==> flow/design.v <==
module biriq_alu #(
    parameter C_HAS_ZBA_EXTENSION   = 1,
    parameter C_HAS_ZBB_EXTENSION   = 1,
    parameter C_HAS_ZBS_EXTENSION   = 1,
    parameter C_HAS_CZERO_EXTENSION = 1
) (
    input  wire logic [31:0] a_i,
    input  wire logic [31:0] b_i,
    input  wire logic [ 6:0] op_i,
    output wire logic [31:0] result_o,
    output wire logic [31:0] adder_result_o,
    output wire logic        mts_o,
    output wire logic        mtu_o,
    output wire logic        eq_o
);
  wire [31:0] adder_result;
  wire [31:0] shifter_result;
  wire [31:0] gates_result;
  wire [31:0] branch_result;
  biriq_adder #(
      .C_HAS_ZBA_EXTENSION(C_HAS_ZBA_EXTENSION),
      .C_HAS_ZBB_EXTENSION(C_HAS_ZBB_EXTENSION)
  ) adder_inst (
      .a_i (a_i),
      .b_i (b_i),
      .op_i(op_i[3:0]),
      .c_o (adder_result)
  );
  biriq_shifter #(
      .C_HAS_ZBB_EXTENSION(C_HAS_ZBB_EXTENSION),
      .C_HAS_ZBS_EXTENSION(C_HAS_ZBS_EXTENSION)
  ) shifter_inst (
      .a_i (a_i),
      .b_i (b_i),
      .op_i(op_i[4:0]),
      .c_o (shifter_result)
  );
  biriq_branch #(
      .C_HAS_ZBB_EXTENSION  (C_HAS_ZBB_EXTENSION),
      .C_HAS_CZERO_EXTENSION(C_HAS_CZERO_EXTENSION)
  ) branch_inst (
      .a_i  (a_i),
      .b_i  (b_i),
      .op_i (op_i[2:0]),
      .mts_o(mts_o),
      .mtu_o(mtu_o),
      .eq_o (eq_o),
      .c_o  (branch_result)
  );
  biriq_gates #(
      .C_HAS_ZBB_EXTENSION(C_HAS_ZBB_EXTENSION)
  ) gates_inst (
      .a_i (a_i),
      .b_i (b_i),
      .op_i(op_i[3:0]),
      .c_o (gates_result)
  );
  assign result_o = op_i[6:5] == 2'b00 ? adder_result :
                  op_i[6:5] == 2'b01 ? shifter_result :
                  op_i[6:5] == 2'b10 ? branch_result : 
                  gates_result;
  assign adder_result_o = adder_result;
endmodule
module biriq_adder #(
    parameter C_HAS_ZBA_EXTENSION = 0,
    parameter C_HAS_ZBB_EXTENSION = 0
) (
    input  wire logic [31:0] a_i,    
    input  wire logic [31:0] b_i,    
    /*verilator lint_off UNUSED*/
    input  wire logic [ 3:0] op_i,   
    /*verilator lint_on UNUSED*/
    output wire logic [31:0] c_o     
);
  wire [31:0] add_res;   
  /*verilator lint_off UNUSED*/
  wire [31:0] ext_res;   
  /*verilator lint_on UNUSED*/
  wire [31:0] sh_res;   
  generate
    if (C_HAS_ZBB_EXTENSION) begin : g_zbb
      assign ext_res = op_i[1:0] == 2'b00 ? {{24{a_i[7]}}, a_i[7:0]} : op_i[1:0] == 2'b01 ? {{16{a_i[15]}}, a_i[15:0]} : op_i[1:0] == 2'b10 ? {16'h0000, a_i[15:0]} : 32'h00000000;
    end else begin : g_nzbb
      assign ext_res = 32'd0;
    end
  endgenerate
  generate
    if (C_HAS_ZBA_EXTENSION) begin : g_zba
      assign sh_res = a_i << op_i[1:0];
    end else begin : g_nzba
      assign sh_res = a_i;
    end
  endgenerate
  assign add_res = op_i[2] ? sh_res - b_i : sh_res + b_i;
  generate
    if (C_HAS_ZBB_EXTENSION) begin : g_zbb_res
      assign c_o = op_i[3] == 1'b0 ? add_res : ext_res;
    end else begin : g_nzbb_res
      assign c_o = add_res;
    end
  endgenerate
endmodule
module biriq_branch #(
    parameter C_HAS_ZBB_EXTENSION   = 1,
    parameter C_HAS_CZERO_EXTENSION = 1
) (
    input  wire [31:0] a_i,     
    input  wire [31:0] b_i,     
    input  wire [ 2:0] op_i,    
    output wire        mts_o,
    output wire        mtu_o,
    output wire        eq_o,
    output wire [31:0] c_o      
);
  wire [31:0] operand_2;
  wire eq;
  wire gt_30;
  logic mts;
  logic mtu;
  wire mt;
  wire slt;
  generate
    if (C_HAS_CZERO_EXTENSION) begin : g_czero
      assign operand_2 = &op_i[2:1] ? 32'd0 : b_i;
    end else begin : g_nczero
      assign operand_2 = b_i;
    end
  endgenerate
  always_comb begin
    case ({
      a_i[31], b_i[31], gt_30
    })
      3'b000: begin
        mts = 0;
        mtu = 0;
      end
      3'b001: begin
        mts = 1;
        mtu = 1;
      end
      3'b010: begin
        mts = 1;
        mtu = 0;
      end
      3'b011: begin
        mts = 1;
        mtu = 0;
      end
      3'b100: begin
        mts = 0;
        mtu = 1;
      end
      3'b101: begin
        mts = 0;
        mtu = 1;
      end
      3'b110: begin
        mts = 0;
        mtu = 0;
      end
      3'b111: begin
        mts = 1;
        mtu = 1;
      end
    endcase
  end
  assign mt = op_i[2] ? mts : mtu;
  assign eq = a_i == operand_2;
  assign gt_30 = a_i[30:0] > b_i[30:0];
  assign slt = {op_i[1:0]} == 2'b10 ? {!(mts | eq)} : {!(mtu | eq)};
  generate
    if (C_HAS_ZBB_EXTENSION && C_HAS_CZERO_EXTENSION) begin : g_zbb_and_czero
      assign c_o = {op_i[2:1]}==2'b11 ? op_i[0]^eq ? a_i : 0 : {op_i[1:0]} == 2'b00 ? mt ? a_i : operand_2 : {op_i[1:0]} == 2'b01 ? !mt ? a_i : operand_2 : {31'd0, slt};
    end else if (C_HAS_ZBB_EXTENSION && !C_HAS_CZERO_EXTENSION) begin : g_zbb_and_nczero
      assign c_o = {op_i[1:0]} == 2'b00 ? mt ? a_i : operand_2 : {op_i[1:0]} == 2'b01 ? !mt ? a_i : operand_2 : {31'd0, slt};
    end else if (!C_HAS_ZBB_EXTENSION && C_HAS_CZERO_EXTENSION) begin : g_nzbb_and_czero
      assign c_o = {op_i[2:1]} == 2'b11 ? op_i[0] ^ eq ? a_i : 0 : {31'd0, slt};
    end else begin : g_nzbb_and_nczero
      assign c_o = {31'd0, slt};
    end
  endgenerate
  assign mts_o = mts;
  assign mtu_o = mtu;
  assign eq_o  = eq;
endmodule
module biriq_gates #(
    parameter C_HAS_ZBB_EXTENSION = 0
) (
    input  wire logic [31:0] a_i,    
    /*verilator lint_off UNUSEDSIGNAL*/
    input  wire logic [31:0] b_i,    
    input  wire logic [ 3:0] op_i,   
    output wire logic [31:0] c_o     
);
  logic [31:0] logic_gate_res;   
  wire  [31:0] operand_2;   
  wire  [31:0] ct_operand;   
  logic [ 5:0] res;   
  wire  [31:0] byte_rev_res;   
  logic [31:0] bitmanip_res;   
  wire [3:0] res_0, res_1, res_2, res_3;
  wire [4:0] res_0_1, res_1_1;
  logic [5:0] cpop_result;
  /*verilator lint_on UNUSEDSIGNAL*/
  assign operand_2 = op_i[2] ? ~b_i : b_i;
  generate
    if (C_HAS_ZBB_EXTENSION) begin : g_zbb
      always_comb begin
        case (op_i[1:0])
          2'b00: logic_gate_res = a_i & operand_2;
          2'b01: logic_gate_res = a_i | operand_2;
          2'b10: logic_gate_res = a_i ^ operand_2;
          2'b11:
          logic_gate_res = {
            {8{|a_i[31:24]}}, {8{|a_i[23:16]}}, {8{|a_i[15:8]}}, {8{|a_i[7:0]}}
          };   
        endcase
      end
    end else begin : g_nzbb
      always_comb begin
        case (op_i[1:0])
          2'b00: logic_gate_res = a_i & operand_2;
          2'b01: logic_gate_res = a_i | operand_2;
          2'b10: logic_gate_res = a_i ^ operand_2;
          2'b11: logic_gate_res = 'x;
        endcase
      end
    end
  endgenerate
  generate
    if (C_HAS_ZBB_EXTENSION) begin : g_zbb_logic
      for (genvar i = 0; i < 32; i++) begin : _clz
        assign ct_operand[i] = !op_i[2] ? a_i[i] : a_i[31-i];
      end
      always_comb begin
        casez (ct_operand)
          32'bzzzzzzzzzzzzzzzzzzzzzzzzzzzzzzz1: res = 0;
          32'bzzzzzzzzzzzzzzzzzzzzzzzzzzzzzz10: res = 1;
          32'bzzzzzzzzzzzzzzzzzzzzzzzzzzzzz100: res = 2;
          32'bzzzzzzzzzzzzzzzzzzzzzzzzzzzz1000: res = 3;
          32'bzzzzzzzzzzzzzzzzzzzzzzzzzzz10000: res = 4;
          32'bzzzzzzzzzzzzzzzzzzzzzzzzzz100000: res = 5;
          32'bzzzzzzzzzzzzzzzzzzzzzzzzz1000000: res = 6;
          32'bzzzzzzzzzzzzzzzzzzzzzzzz10000000: res = 7;
          32'bzzzzzzzzzzzzzzzzzzzzzzz100000000: res = 8;
          32'bzzzzzzzzzzzzzzzzzzzzzz1000000000: res = 9;
          32'bzzzzzzzzzzzzzzzzzzzzz10000000000: res = 10;
          32'bzzzzzzzzzzzzzzzzzzzz100000000000: res = 11;
          32'bzzzzzzzzzzzzzzzzzzz1000000000000: res = 12;
          32'bzzzzzzzzzzzzzzzzzz10000000000000: res = 13;
          32'bzzzzzzzzzzzzzzzzz100000000000000: res = 14;
          32'bzzzzzzzzzzzzzzzz1000000000000000: res = 15;
          32'bzzzzzzzzzzzzzzz10000000000000000: res = 16;
          32'bzzzzzzzzzzzzzz100000000000000000: res = 17;
          32'bzzzzzzzzzzzzz1000000000000000000: res = 18;
          32'bzzzzzzzzzzzz10000000000000000000: res = 19;
          32'bzzzzzzzzzzz100000000000000000000: res = 20;
          32'bzzzzzzzzzz1000000000000000000000: res = 21;
          32'bzzzzzzzzz10000000000000000000000: res = 22;
          32'bzzzzzzzz100000000000000000000000: res = 23;
          32'bzzzzzzz1000000000000000000000000: res = 24;
          32'bzzzzzz10000000000000000000000000: res = 25;
          32'bzzzzz100000000000000000000000000: res = 26;
          32'bzzzz1000000000000000000000000000: res = 27;
          32'bzzz10000000000000000000000000000: res = 28;
          32'bzz100000000000000000000000000000: res = 29;
          32'bz1000000000000000000000000000000: res = 30;
          32'b10000000000000000000000000000000: res = 31;
          default: res = 32;
        endcase
      end
      assign byte_rev_res = {a_i[7:0], a_i[15:8], a_i[23:16], a_i[31:24]};
      always_comb begin
        cpop_result = 0;
        for (integer i = 0; i < 32; i++) begin
          /*verilator lint_off WIDTHEXPAND*/
          cpop_result += a_i[i];
          /*verilator lint_on WIDTHEXPAND*/
        end
      end
      always_comb begin
        case (op_i[1:0])
          2'b00: bitmanip_res = {26'h0, res};
          2'b01: bitmanip_res = {26'h0, res};
          2'b10: bitmanip_res = byte_rev_res;
          2'b11: bitmanip_res = {26'h0, cpop_result};
        endcase
      end
      assign c_o = op_i[3] ? bitmanip_res : logic_gate_res;
    end else begin : g_nzbb_res
      assign c_o = logic_gate_res;
    end
  endgenerate
endmodule
/*verilator lint_on SELRANGE*/
module biriq_shifter #(
    parameter C_HAS_ZBB_EXTENSION = 0,
    parameter C_HAS_ZBS_EXTENSION = 0
) (
    input  wire [31:0] a_i,    
    /*verilator lint_off UNUSED*/
    input  wire [31:0] b_i,    
    input  wire [ 4:0] op_i,   
    /*verilator lint_on UNUSED*/
    output wire [31:0] c_o     
);
  wire [31:0] shift_res;
  wire [31:0] operand_1;
  wire [ 4:0] shamt;
  wire [31:0] shift_operand1, shift_stage1, shift_res_stage1, shift_stage2, shift_res_stage2, shift_stage3, shift_res_stage3, shift_stage4, shift_res_stage4, shift_stage5, shift_res_stage5;
  generate
    if (C_HAS_ZBS_EXTENSION) begin : g_one
      assign operand_1 = op_i[3] & !op_i[0] ? 32'b1 : a_i;
    end else begin : g_none
      assign operand_1 = a_i;
    end
  endgenerate
  assign shamt = b_i[4:0];
  for (genvar i = 0; i < 32; i++) begin : g_rev
    assign shift_operand1[i] = !op_i[0] ? operand_1[31-i] : operand_1[i];
  end
  generate
    if (C_HAS_ZBB_EXTENSION) begin : g_gen_shift_w_zbb
      assign shift_stage1[31] = op_i[1] & !op_i[3] ? shift_operand1[0] : (!op_i[3] & op_i[2]) ? a_i[31] : 1'b0;
      assign shift_stage1[30:0] = shift_operand1[31:1];
      assign shift_res_stage1 = shamt[0] ? shift_stage1 : shift_operand1;
      assign shift_stage2[31:30] = op_i[1] & !op_i[3] ? shift_res_stage1[1:0] :  (!op_i[3] & op_i[2]) ? {{2{a_i[31]}}} : 2'b00;
      assign shift_stage2[29:0] = shift_res_stage1[31:2];
      assign shift_res_stage2 = shamt[1] ? shift_stage2 : shift_res_stage1;
      assign shift_stage3[31:28] = op_i[1] & !op_i[3] ? shift_res_stage2[3:0] : (!op_i[3] & op_i[2]) ? {{4{a_i[31]}}} : 4'b00;
      assign shift_stage3[27:0] = shift_res_stage2[31:4];
      assign shift_res_stage3 = shamt[2] ? shift_stage3 : shift_res_stage2;
      assign shift_stage4[31:24] = op_i[1] & !op_i[3] ? shift_res_stage3[7:0] : (!op_i[3] & op_i[2]) ? {{8{a_i[31]}}} : 8'b00;
      assign shift_stage4[23:0] = shift_res_stage3[31:8];
      assign shift_res_stage4 = shamt[3] ? shift_stage4 : shift_res_stage3;
      assign shift_stage5[31:16] = op_i[1] & !op_i[3] ? shift_res_stage4[15:0] : (!op_i[3] & op_i[2]) ? {{16{a_i[31]}}} : 16'b00;
      assign shift_stage5[15:0] = shift_res_stage4[31:16];
      assign shift_res_stage5 = shamt[4] ? shift_stage5 : shift_res_stage4;
    end else begin : g_gen_shift_wo_zbb
      assign shift_stage1[31] = (!op_i[3] & op_i[2]) ? a_i[31] : 1'b0;
      assign shift_stage1[30:0] = shift_operand1[31:1];
      assign shift_res_stage1 = shamt[0] ? shift_stage1 : shift_operand1;
      assign shift_stage2[31:30] = (!op_i[3] & op_i[2]) ? {{2{a_i[31]}}} : 2'b00;
      assign shift_stage2[29:0] = shift_res_stage1[31:2];
      assign shift_res_stage2 = shamt[1] ? shift_stage2 : shift_res_stage1;
      assign shift_stage3[31:28] = (!op_i[3] & op_i[2]) ? {{4{a_i[31]}}} : 4'b00;
      assign shift_stage3[27:0] = shift_res_stage2[31:4];
      assign shift_res_stage3 = shamt[2] ? shift_stage3 : shift_res_stage2;
      assign shift_stage4[31:24] = (!op_i[3] & op_i[2]) ? {{8{a_i[31]}}} : 8'b00;
      assign shift_stage4[23:0] = shift_res_stage3[31:8];
      assign shift_res_stage4 = shamt[3] ? shift_stage4 : shift_res_stage3;
      assign shift_stage5[31:16] = (!op_i[3] & op_i[2]) ? {{16{a_i[31]}}} : 16'b00;
      assign shift_stage5[15:0] = shift_res_stage4[31:16];
      assign shift_res_stage5 = shamt[4] ? shift_stage5 : shift_res_stage4;
    end
  endgenerate
  for (genvar i = 0; i < 32; i++) begin : g_rev_b
    assign shift_res[i] = !op_i[0] ? shift_res_stage5[31-i] : shift_res_stage5[i];
  end
  generate
    if (C_HAS_ZBS_EXTENSION) begin : g_pg
      logic [31:0] postgate_res;
      always_comb begin
        case ({
          op_i[4], op_i[1]
        })
          2'b00: postgate_res = a_i & ~shift_res;
          2'b01: postgate_res = shift_res & 1;
          2'b10: postgate_res = a_i ^ shift_res;
          2'b11: postgate_res = a_i | shift_res;
        endcase
      end
      assign c_o = op_i[3] ? postgate_res : shift_res;
    end else begin : g_npg
      assign c_o = shift_res;
    end
  endgenerate
endmodule
module ixu_mul (
    input  wire [31:0] a,
    input  wire [31:0] b,
    input  wire [ 1:0] op,
    output wire [31:0] res
);
  wire [32:0] a1, b1;
  assign a1 = {op == 2'b11 ? 1'b0 : a[31], a[31:0]};
  assign b1 = {op[1] ? 1'b0 : b[31], b[31:0]};
  wire [65:0] result;
  assign result = $signed(a1) * $signed(b1);
  assign res = op == 2'b00 ? result[31:0] : result[63:32];
  /*verilator lint_off UNUSED*/
  wire unused;
  assign unused = |result[65:64];
  /*verilator lint_on UNUSED*/
endmodule
module ixu_div (
    input  wire         core_clock_i,   
    input  wire         core_flush_i,   
    input  wire         start,          
    input  wire         unsigned_i,
    input  wire         opcode_i,
    output logic        busy,           
    output logic        done,           
    output logic        valid,          
    output logic        dbz,            
    output logic        overflow,
    input  wire  [31:0] a_i,            
    input  wire  [31:0] b_i,            
    output logic [31:0] res
);
  logic [31:0] b1;   
  logic [31:0] quo, quo_next;   
  logic [32:0] acc, acc_next;   
  logic [$clog2(32)-1:0] i;   
  logic                  unsigned_r;
  logic                  sign;
  logic                  opcode;
  wire  [          31:0] a;
  wire  [          31:0] b;
  assign a = unsigned_i | ~a_i[31] ? a_i : ~a_i + 1'b1;
  assign b = unsigned_i | ~b_i[31] ? b_i : ~b_i + 1'b1;
  always_comb begin
    if (acc >= {1'b0, b1}) begin
      acc_next = acc - b1;
      {acc_next, quo_next} = {acc_next[31:0], quo, 1'b1};
    end else begin
      {acc_next, quo_next} = {acc, quo} << 1;
    end
  end
  wire [31:0] remainder = unsigned_r | ~sign ? acc_next[32:1] : ~acc_next[32:1] + 1'b1;
  wire [31:0] quotient = unsigned_r | ~sign ? quo_next : ~quo_next + 1'b1;
  always_ff @(posedge core_clock_i) begin
    if (core_flush_i) begin
      busy  <= 0;
      done  <= 0;
      valid <= 0;
      dbz   <= 0;
    end else if (start) begin
      valid  <= 0;
      i      <= 0;
      opcode <= opcode_i;
      if (b == 0) begin   
        busy     <= 0;
        done     <= 1;
        dbz      <= 1;
        overflow <= 0;
        res      <= opcode_i ? a_i : 32'hFFFFFFFF;
      end
      else if (a_i==32'h80000000 && b_i==32'hFFFFFFFF && !unsigned_i) begin  
        busy     <= 0;
        done     <= 1;
        dbz      <= 0;
        overflow <= 1;
        res      <= opcode_i ? 32'h00000000 : 32'h80000000;
      end else begin
        busy       <= 1;
        dbz        <= 0;
        overflow   <= 0;
        b1         <= b;
        unsigned_r <= unsigned_i;
        sign       <= opcode_i ? a_i[31] : a_i[31] ^ b_i[31];
        {acc, quo} <= {{32{1'b0}}, a, 1'b0};   
      end
    end else if (busy) begin
      if (i == 5'b11111) begin   
        busy  <= 0;
        done  <= 1;
        valid <= 1;
        res   <= opcode ? remainder : quotient;
      end else begin   
        i   <= i + 1;
        acc <= acc_next;
        quo <= quo_next;
      end
    end else begin
      done <= 1'b0;
    end
  end
endmodule
module ixu_mc_pipe (
    input  wire         core_clock_i,
    input  wire         core_flush_i,
    input  wire  [17:0] data_i,
    input  wire         valid_i,
    output logic        busy_o,
    output wire  [ 5:0] rs1_o,
    output wire  [ 5:0] rs2_o,
    input  wire  [31:0] rs1_data_i,
    input  wire  [31:0] rs2_data_i,
    output wire  [ 4:0] rob_o,
    input  wire  [ 6:0] opcode_i,
    input  wire  [ 6:0] ins_type,
    input  wire         imm_i,
    input  wire  [31:0] immediate_i,
    input  wire  [ 5:0] dest_i,
    output logic [ 5:0] wakeup_dest,
    output logic        wakeup_valid,
    output logic [ 5:0] l_wakeup_dest,
    output logic        l_wakeup_valid,
    output logic [ 5:0] ixu_mc_ex_dest,
    output logic [31:0] ixu_mc_ex_data,
    output logic        ixu_mc_ex_valid,
    output logic [ 5:0] ixu_mc_wb_dest,
    output logic [31:0] ixu_mc_wb_data,
    output logic        ixu_mc_wb_valid,
    output wire  [ 4:0] pmu_ins_id_o,
    output wire         pmu_ins_valid_o
);
  assign rob_o = data_i[4:0];
  assign rs1_o = data_i[11:6];
  assign rs2_o = data_i[17:12];
  typedef enum {
    IDLE,
    DIVISION
  } mc_pipe_state_t;
  mc_pipe_state_t        mc_pipe_state;
  reg             [31:0] a;
  reg             [31:0] b;
  reg             [ 6:0] opc;
  reg             [ 5:0] ex_dest;
  reg             [ 5:0] ex_rob;
  reg                    ex_valid;
  reg             [ 1:0] ex_type;
  reg                    ex_fwd;
  reg                    div_ex;
  wire            [31:0] ex_alu_result;
  wire            [31:0] ex_mul_result;
  wire            [31:0] ex_div_result;
  wire            [31:0] ex_adder_result;
  wire                   mts;
  wire                   mtu;
  wire                   eq;
  wire                   div_busy;
  wire                   div_done;
  wire                   div_dbz;
  wire                   div_overflow;
  wire                   div_valid;
  reg             [31:0] wb_data;
  reg             [ 5:0] wb_dest;
  reg             [ 5:0] wb_rob;
  reg                    wb_mul;
  reg             [31:0] wb_mul_data;
  reg                    wb_fwd;
  reg                    wb_valid;
  always_ff @(posedge core_clock_i) begin
    a   <= ins_type[3] ? 32'd0 : rs1_data_i;
    b   <= imm_i | ins_type[3] ? immediate_i : rs2_data_i;
    opc <= ins_type[3] ? 7'd0 : opcode_i;
  end
  always_ff @(posedge core_clock_i) {wb_dest, ex_dest} <= {ex_dest, dest_i};
  always_ff @(posedge core_clock_i) {wb_rob, ex_rob} <= {ex_rob, data_i[5:0]};
  always_ff @(posedge core_clock_i) wb_mul <= ex_type == 2'b01;
  always_ff @(posedge core_clock_i) wb_mul_data <= ex_mul_result;
  always_ff @(posedge core_clock_i)
    if (core_flush_i) {wb_valid, ex_valid} <= '0;
    else if (div_done) {wb_valid, ex_valid} <= {1'b0, 1'b1};
    else if (div_ex) {wb_valid, ex_valid} <= {1'b0, 1'b1};
    else if (!div_busy) {wb_valid, ex_valid} <= {ex_valid, valid_i};
  always_ff @(posedge core_clock_i) {ex_type} <= ins_type[6] ? 2'b10 : ins_type[5] ? 2'b01 : 2'b00;
  always_ff @(posedge core_clock_i)
    if (core_flush_i) {wb_fwd, ex_fwd} <= '0;
    else if (div_done) {wb_fwd, ex_fwd} <= {1'b0, 1'b1};
    else if (div_ex) {wb_fwd, ex_fwd} <= '0;
    else if (!div_busy) {wb_fwd, ex_fwd} <= {ex_fwd, (|ins_type[5:0]) & valid_i & (dest_i != '0)};
  always_ff @(posedge core_clock_i) wb_data <= ixu_mc_ex_data;
  always_comb begin
    case (mc_pipe_state)
      IDLE: busy_o = valid_i & ins_type[6];
      DIVISION: busy_o = !(div_done);
      default: busy_o = 0;
    endcase
  end
  always_ff @(posedge core_clock_i)
    if (core_flush_i) mc_pipe_state <= IDLE;
    else
      case (mc_pipe_state)
        IDLE: if (valid_i & ins_type[6]) mc_pipe_state <= DIVISION;
        DIVISION: if (div_done) mc_pipe_state <= IDLE;
      endcase
  always_ff @(posedge core_clock_i)
    if (core_flush_i) div_ex <= 1'b0;
    else
      case (mc_pipe_state)
        IDLE: if (valid_i & ins_type[6]) div_ex <= 1'b1;
        DIVISION: div_ex <= 1'b0;
      endcase
  assign ixu_mc_ex_dest = ex_dest;
  assign ixu_mc_ex_data = ex_type == 2'b00 ? ex_alu_result : ex_div_result;
  assign ixu_mc_ex_valid = ex_fwd;
  assign ixu_mc_wb_dest = wb_dest;
  assign ixu_mc_wb_data = wb_mul ? wb_mul_data : wb_data;
  assign ixu_mc_wb_valid = wb_fwd;
  assign wakeup_dest = dest_i;
  assign wakeup_valid = (valid_i & !busy_o & (|ins_type[4:0])) | div_done;
  assign l_wakeup_dest = ex_dest;
  assign l_wakeup_valid = ex_valid & (ex_type == 2'b01);
  assign pmu_ins_id_o = wb_rob[4:0];
  assign pmu_ins_valid_o = wb_valid;
  biriq_alu #(
      .C_HAS_ZBA_EXTENSION  (1'b0),
      .C_HAS_ZBB_EXTENSION  (1'b0),
      .C_HAS_ZBS_EXTENSION  (1'b0),
      .C_HAS_CZERO_EXTENSION(1'b0)
  ) biriq_alu_inst (
      .a_i(a),
      .b_i(b),
      .op_i(opc),
      .result_o(ex_alu_result),
      .adder_result_o(ex_adder_result),
      .mts_o(mts),
      .mtu_o(mtu),
      .eq_o(eq)
  );
  ixu_mul mul_inst (
      .a  (a),
      .b  (b),
      .op (opc[1:0]),
      .res(ex_mul_result)
  );
  ixu_div division_inst (
      .core_clock_i(core_clock_i),
      .core_flush_i(core_flush_i),
      .start(div_ex),
      .unsigned_i(opc[0]),
      .opcode_i(opc[1]),
      .busy(div_busy),
      .done(div_done),
      .valid(div_valid),
      .dbz(div_dbz),
      .overflow(div_overflow),
      .a_i(a),
      .b_i(b),
      .res(ex_div_result)
  );
  /*verilator lint_off UNUSED*/
  wire unused;
  assign unused = |ex_adder_result | mts | mtu | eq | div_dbz | div_overflow | div_valid | div_busy | wb_rob[5];
  /*verilator lint_on UNUSED*/
endmodule
### Step by step through the tools: ixu_mc_pipe

The steps from the RTL of ixu_mc_pipe to its reports follow in flow order.
Lines are those of the file above, counted from 1.
Operators: Yosys type, input widths -> output width; for muxes data width and select width s.
A cell with -- has no value.

| inputs | value |
|---|---|
| top | ixu_mc_pipe |
| clock input | core_clock_i |
| cell library | sky130hd |
| library corner | tt_025C_1v80 |

### Word level

Counts by Yosys on the flattened word-level netlist (proc, flatten, opt, wreduce; memories kept). Register bits leave out memories and registers merged into their read ports (data or address). Print and check cells are left out. Cells with the same type and inputs are merged into one.
Memory sizes are those after Yosys's memory passes, which may raise the word count (mostly to a power of two), join words into wider ones and drop unused or constant bits.

| word-level totals | value |
|---|---|
| flip-flop bits (word level) | 336 |
| bits in read-only memories | 16 |
| memories | 1 |
| input bits | 138 |
| output and inout bits | 116 |
| cells after elaboration | 250 |

| cells by class | value |
|---|---|
| add/sub/neg operators | 8 |
| $mul | 1 |
| order comparisons | 2 |
| equal/unequal tests | 19 |
| mux-type cells | 136 |
| bitwise operators | 28 |
| reductions and logical operators | 28 |

Memories:

| memory | words | bits a word | rd ports | wr ports | line | source |
|---|---|---|---|---|---|---|
| (name not given) | 8 | 2 | 1 | 0 | 130 | `case ({` |

Operators by type and width:

| operator | number |
|---|---|
| $mul 33x33->64 | 1 |
| $mux 32 | 33 |
| $mux 33 | 5 |
| $add 32x1->32 const B | 4 |
| $not 32->32 | 4 |
| $pmux 32 s3 | 1 |
| $mux 1 | 87 |
| $mux 65 | 1 |
| $sub 32x32->32 | 2 |
| $eq 32x32->1 const B | 2 |
| $logic_not 32->1 | 2 |
| $pmux 32 s2 | 1 |
| $ge 33x32->1 | 1 |
| $eq 32x1->1 const B | 1 |
| $add 32x32->32 | 1 |
| $eq 32x32->1 | 1 |
| $and 32x32->32 | 1 |
| $or 32x32->32 | 1 |
| $xor 32x32->32 | 1 |
| $gt 31x31->1 | 1 |
| $mux 16 | 1 |
| $mux 5 | 2 |
| $ne 2x2->1 const B | 4 |
| $reduce_and 4->1 | 2 |
| $mux 8 | 1 |
| $and 1x1->1 | 7 |
| $or 1x1->1 | 7 |
| $not 1->1 | 6 |

Not listed: further kinds 22, cells in them 41.

### Depth

Depth = most cells in a row (Yosys ltp): at word level without a register or memory, in the mapped netlist without a sequential cell, where the memories' decode and read muxes count.

| depth | value |
|---|---|
| word-level depth | 12 |
| ABC_AREA | 1 |
| depth in mapped cells | 38 |

### After synthesis

Yosys stat after the flow's synthesis: flattened, memories mapped to cells. It holds for the ABC_AREA given above (unset counts as 0); a run with the other value may have another netlist.
Totals and module areas in this step are rounded.

Cells by type:

| cell | number |
|---|---|
| sky130_fd_sc_hd__fa_1 | 1128 |
| sky130_fd_sc_hd__nand2_1 | 2181 |
| sky130_fd_sc_hd__inv_1 | 2025 |
| sky130_fd_sc_hd__ha_1 | 382 |
| sky130_fd_sc_hd__edfxtp_1 | 137 |
| sky130_fd_sc_hd__dfxtp_1 | 168 |
| sky130_fd_sc_hd__o21ai_0 | 472 |
| sky130_fd_sc_hd__nor2_1 | 514 |
| sky130_fd_sc_hd__a21oi_1 | 335 |
| sky130_fd_sc_hd__clkbuf_1 | 282 |
| sky130_fd_sc_hd__nand3_1 | 207 |
| sky130_fd_sc_hd__xor2_1 | 97 |
| sky130_fd_sc_hd__mux2_2 | 65 |
| sky130_fd_sc_hd__xnor2_1 | 59 |
| sky130_fd_sc_hd__buf_1 | 123 |
| sky130_fd_sc_hd__nand4_1 | 51 |
| sky130_fd_sc_hd__a31oi_1 | 44 |
| sky130_fd_sc_hd__nand3b_1 | 34 |

Other cell types: 45; their cells: 355.

| synthesis totals | value |
|---|---|
| cells in the netlist | 8659 |
| chip area (Yosys) | 64500 µm² |
| area of sequential cells | 7480 µm² |
| flip-flops | 305 |
| buffers | 455 |

### Timing after synthesis

OpenSTA on the mapped netlist: ideal clock, no wires. The path of least setup slack (recovery checks aside). Input and output delay are each 20% of the period. Register names are those of the netlist, which keeps one name where synthesis merged equal registers.

| path after synthesis | value |
|---|---|
| kind | reg-to-reg |
| from | reg a[31] |
| to | reg wb_mul_data[27] |
| clock period | 9000 ps |
| library setup time | 114 ps |
| launch time at the first pin | 0 ps |
| arrival time | 7878 ps |
| data required time | 8886 ps |
| slack | 1009 ps |
| path delay | 7992 ps |
| stages on the path | 31 |
| buffers on the path | 2 |
| period reached after synthesis | 7991 ps |

"path delay" = arrival - input delay + setup time.
"stages on the path": output pins that drive a net of the path, with the launching flip-flop's if there is one; two outputs of one cell count as two.
"period reached after synthesis" = period - worst setup slack (recovery checks aside). The figure is calculated, with input and output delays left at 20% of the set period.
Between the ends stands the longest chain of elaborated cells between them, by number of cells; it is not shown to be the way that was timed. Of several equally long chains one is given.
A line is the first line of the expression or statement that the cell stems from. Yosys adds cells for indexed reads and writes and turns some case tables into memories.

| between the ends, after synthesis | value |
|---|---|
| path through | sky130_fd_sc_hd__dfxtp_1 -> sky130_fd_sc_hd__clkbuf_1 -> sky130_fd_sc_hd__clkinv_1 -> sky130_fd_sc_hd__nor2_1 -> sky130_fd_sc_hd__clkbuf_1 -> sky130_fd_sc_hd__nand2_1 -> sky130_fd_sc_hd__fa_1 -> sky130_fd_sc_hd__fa_1 -> sky130_fd_sc_hd__inv_1 -> sky130_fd_sc_hd__fa_1 -> sky130_fd_sc_hd__inv_1 -> sky130_fd_sc_hd__fa_1 -> sky130_fd_sc_hd__inv_1 -> sky130_fd_sc_hd__fa_1 -> sky130_fd_sc_hd__fa_1 -> sky130_fd_sc_hd__fa_1 -> sky130_fd_sc_hd__inv_1 -> sky130_fd_sc_hd__fa_1 -> sky130_fd_sc_hd__inv_1 -> sky130_fd_sc_hd__ha_1 -> sky130_fd_sc_hd__nand2_1 -> sky130_fd_sc_hd__nor2_1 -> sky130_fd_sc_hd__o21ai_0 -> sky130_fd_sc_hd__o211ai_1 -> sky130_fd_sc_hd__a21oi_1 -> sky130_fd_sc_hd__o21ai_0 -> sky130_fd_sc_hd__nand3_1 -> sky130_fd_sc_hd__nand2_1 -> sky130_fd_sc_hd__or2_2 -> sky130_fd_sc_hd__nand3_1 -> sky130_fd_sc_hd__nand2_1 |
| length of the longest elaborated chain | 3 |
| elaborated cells on any way between the ends | 3 |
| source lines of those cells | 3 |
| those cells by class | mul: 1; mux: 2 |

RTL lines, path after synthesis:

| what | line | source |
|---|---|---|
| start: declaration | 517 | `reg             [31:0] a;` |
| start: assignment | 546 | `a   <= ins_type[3] ? 32'd0 : rs1_data_i;` |
| $mux 1 | 386 | `assign a1 = {op == 2'b11 ? 1'b0 : a[31], a[31:0]};` |
| $mul 33x33->64 | 389 | `assign result = $signed(a1) * $signed(b1);` |
| $mux 32 | 390 | `assign res = op == 2'b00 ? result[31:0] : result[63:32];` |
| end: assignment | 553 | `always_ff @(posedge core_clock_i) wb_mul_data <= ex_mul_result;` |
| end: declaration | 542 | `reg             [31:0] wb_mul_data;` |

### Timing after layout

Path of least setup slack in the final report of flow run B (OpenROAD, finished layout, wires in). Where an end is a register, its clock arrival counts in the times.
The report prints the path's times to 10 ps; the period is as set.

| path post-layout | value |
|---|---|
| kind | reg-to-reg |
| from | reg opc[1] |
| to | reg wb_mul_data[13] |
| clock period | 9000 ps |
| library setup time | 170 ps |
| launch time at the first pin | 680 ps |
| arrival time | 9100 ps |
| data required time | 9530 ps |
| slack | 430 ps |
| stages on the path | 32 |
| buffers on the path | 6 |

Between the ends stands the longest chain of elaborated cells between them, by number of cells; it is not shown to be the way that was timed. Of several equally long chains one is given.

| between the ends, post-layout | value |
|---|---|
| path through | sky130_fd_sc_hd__dfxtp_4 -> sky130_fd_sc_hd__ha_4 -> sky130_fd_sc_hd__clkbuf_16 -> sky130_fd_sc_hd__buf_12 -> sky130_fd_sc_hd__nor2_4 -> sky130_fd_sc_hd__buf_4 -> sky130_fd_sc_hd__buf_6 -> sky130_fd_sc_hd__nand2_1 -> sky130_fd_sc_hd__fa_2 -> sky130_fd_sc_hd__buf_4 -> sky130_fd_sc_hd__fa_1 -> sky130_fd_sc_hd__inv_1 -> sky130_fd_sc_hd__fa_1 -> sky130_fd_sc_hd__inv_1 -> sky130_fd_sc_hd__fa_1 -> sky130_fd_sc_hd__inv_1 -> sky130_fd_sc_hd__fa_1 -> sky130_fd_sc_hd__fa_1 -> sky130_fd_sc_hd__fa_1 -> sky130_fd_sc_hd__inv_1 -> sky130_fd_sc_hd__fa_1 -> sky130_fd_sc_hd__inv_1 -> sky130_fd_sc_hd__ha_2 -> sky130_fd_sc_hd__nand2_1 -> sky130_fd_sc_hd__nor2_1 -> sky130_fd_sc_hd__inv_2 -> sky130_fd_sc_hd__o221ai_1 -> sky130_fd_sc_hd__a21oi_2 -> sky130_fd_sc_hd__nand3_4 -> sky130_fd_sc_hd__buf_4 -> sky130_fd_sc_hd__o21ai_0 -> sky130_fd_sc_hd__nand2_1 |
| length of the longest elaborated chain | 4 |
| elaborated cells on any way between the ends | 6 |
| those cells by class | mul: 1; eq/ne: 1; mux: 3; reduce/logical: 1 |

RTL lines, path post-layout:

| what | line | source |
|---|---|---|
| start: declaration | 519 | `reg             [ 6:0] opc;` |
| start: assignment | 548 | `opc <= ins_type[3] ? 7'd0 : opcode_i;` |
| $eq 2x2->1 | 386 | `assign a1 = {op == 2'b11 ? 1'b0 : a[31], a[31:0]};` |
| $mux 1 | 386 |  |
| $mul 33x33->64 | 389 | `assign result = $signed(a1) * $signed(b1);` |
| $mux 32 | 390 | `assign res = op == 2'b00 ? result[31:0] : result[63:32];` |
| end: assignment | 553 | `always_ff @(posedge core_clock_i) wb_mul_data <= ex_mul_result;` |
| end: declaration | 542 | `reg             [31:0] wb_mul_data;` |

Subject: flow runs of ixu_mc_pipe

Hi,

Module ixu_mc_pipe, platform sky130hd: 6 stored runs of the flow (Yosys, OpenROAD) with differing settings, in no particular order. Input and output delays are each 20% of the period that was set; the output load is 0.01 pF.
"period reached" = clock period - worst setup slack. The figure is calculated, with input and output delays left at 20% of the set period.
"time on the worst setup path" is the time allowed to the run's worst setup path (the clock period less input and output delay, where it has them) less its slack. Clock arrival times count: a late capture clock shortens it, a late launch clock lengthens it.
"time on the worst setup path" is known to 10 ps.
The results are shown rounded.

#### Flow run A

| setting | value |
|---|---|
| ABC_AREA | `0` |
| CAP_MARGIN | `0` |
| CELL_PAD_IN_SITES_DETAIL_PLACEMENT | `2` |
| CORE_UTILIZATION | `66` |
| GPL_TIMING_DRIVEN | `1` |
| MAX_ROUTING_LAYER | `met4` |
| PLACE_DENSITY | `0.78` |
| SETUP_SLACK_MARGIN | `0.43` |
| SLEW_MARGIN | `30` |
| period_ns | `14.5` |
| CORE_MARGIN | `2` |

Incomplete, placement halted on DPL-0033.

#### Flow run B

| setting | value |
|---|---|
| ABC_AREA | `1` |
| CAP_MARGIN | `30` |
| CELL_PAD_IN_SITES_DETAIL_PLACEMENT | `2` |
| CELL_PAD_IN_SITES_GLOBAL_PLACEMENT | `2` |
| CORE_MARGIN | `4` |
| CORE_UTILIZATION | `18` |
| GPL_TIMING_DRIVEN | `0` |
| MAX_ROUTING_LAYER | `met5` |
| MIN_ROUTING_LAYER | `met1` |
| SETUP_SLACK_MARGIN | `0.4` |
| TNS_END_PERCENT | `15` |
| period_ns | `9.0` |
| SLEW_MARGIN | `20` |

| result | value |
|---|---|
| full die area | 368000 µm² |
| post-synthesis cell area | 64500 µm² |
| final worst hold slack | 331 ps |
| standard-cell area after layout | 78500 µm² |
| worst slack on setup checks | 433 ps |
| period reached | 8567 ps |
| final setup TNS | 0 ps |
| time on the worst setup path | 8570 ps |
| type of the worst setup path | reg-to-reg |
| utilization in the final report | 22.0 % |

#### Flow run C

| setting | value |
|---|---|
| ABC_AREA | `0` |
| CAP_MARGIN | `30` |
| CELL_PAD_IN_SITES_DETAIL_PLACEMENT | `2` |
| CELL_PAD_IN_SITES_GLOBAL_PLACEMENT | `2` |
| CORE_MARGIN | `4` |
| CORE_UTILIZATION | `18` |
| GPL_TIMING_DRIVEN | `0` |
| MAX_ROUTING_LAYER | `met5` |
| MIN_ROUTING_LAYER | `met1` |
| TNS_END_PERCENT | `60` |
| period_ns | `9.0` |
| SLEW_MARGIN | `20` |

| result | value |
|---|---|
| full die area | 351000 µm² |
| post-synthesis cell area | 61400 µm² |
| final worst hold slack | 327 ps |
| standard-cell area after layout | 75300 µm² |
| worst slack on setup checks | -529 ps |
| period reached | 9529 ps |
| final setup TNS | -1770 ps |
| time on the worst setup path | 9530 ps |
| type of the worst setup path | reg-to-reg |
| utilization in the final report | 22.2 % |

#### Flow run D

| setting | value |
|---|---|
| CORE_UTILIZATION | `40` |
| SETUP_SLACK_MARGIN | `0.4` |
| period_ns | `8.63` |
| CAP_MARGIN | `20` |
| CORE_MARGIN | `2` |
| SLEW_MARGIN | `20` |

| result | value |
|---|---|
| full die area | 157000 µm² |
| post-synthesis cell area | 61400 µm² |
| final worst hold slack | 325 ps |
| standard-cell area after layout | 72100 µm² |
| worst slack on setup checks | 221 ps |
| period reached | 8409 ps |
| final setup TNS | 0 ps |
| time on the worst setup path | 8410 ps |
| type of the worst setup path | reg-to-reg |
| utilization in the final report | 47.3 % |

#### Flow run E

| setting | value |
|---|---|
| CORE_UTILIZATION | `40` |
| SETUP_SLACK_MARGIN | `-0.31` |
| period_ns | `8.63` |
| CAP_MARGIN | `20` |
| CORE_MARGIN | `2` |
| SLEW_MARGIN | `20` |

| result | value |
|---|---|
| full die area | 157000 µm² |
| post-synthesis cell area | 61400 µm² |
| final worst hold slack | 318 ps |
| standard-cell area after layout | 70000 µm² |
| worst slack on setup checks | -47 ps |
| period reached | 8677 ps |
| final setup TNS | -47 ps |
| time on the worst setup path | 6950 ps |
| type of the worst setup path | reg-to-output |
| utilization in the final report | 46.0 % |

#### Flow run F

| setting | value |
|---|---|
| ABC_AREA | `0` |
| CAP_MARGIN | `30` |
| CELL_PAD_IN_SITES_DETAIL_PLACEMENT | `2` |
| CELL_PAD_IN_SITES_GLOBAL_PLACEMENT | `0` |
| CORE_MARGIN | `4` |
| CORE_UTILIZATION | `40` |
| GPL_TIMING_DRIVEN | `0` |
| MAX_ROUTING_LAYER | `met5` |
| MIN_ROUTING_LAYER | `met1` |
| PLACE_DENSITY_LB_ADDON | `0.03` |
| TNS_END_PERCENT | `60` |
| period_ns | `9.0` |
| SLEW_MARGIN | `20` |

| result | value |
|---|---|
| full die area | 160000 µm² |
| post-synthesis cell area | 61400 µm² |
| final worst hold slack | 330 ps |
| standard-cell area after layout | 71600 µm² |
| worst slack on setup checks | -178 ps |
| period reached | 9178 ps |
| final setup TNS | -613 ps |
| time on the worst setup path | 9180 ps |
| type of the worst setup path | reg-to-reg |
| utilization in the final report | 47.0 % |

Regards
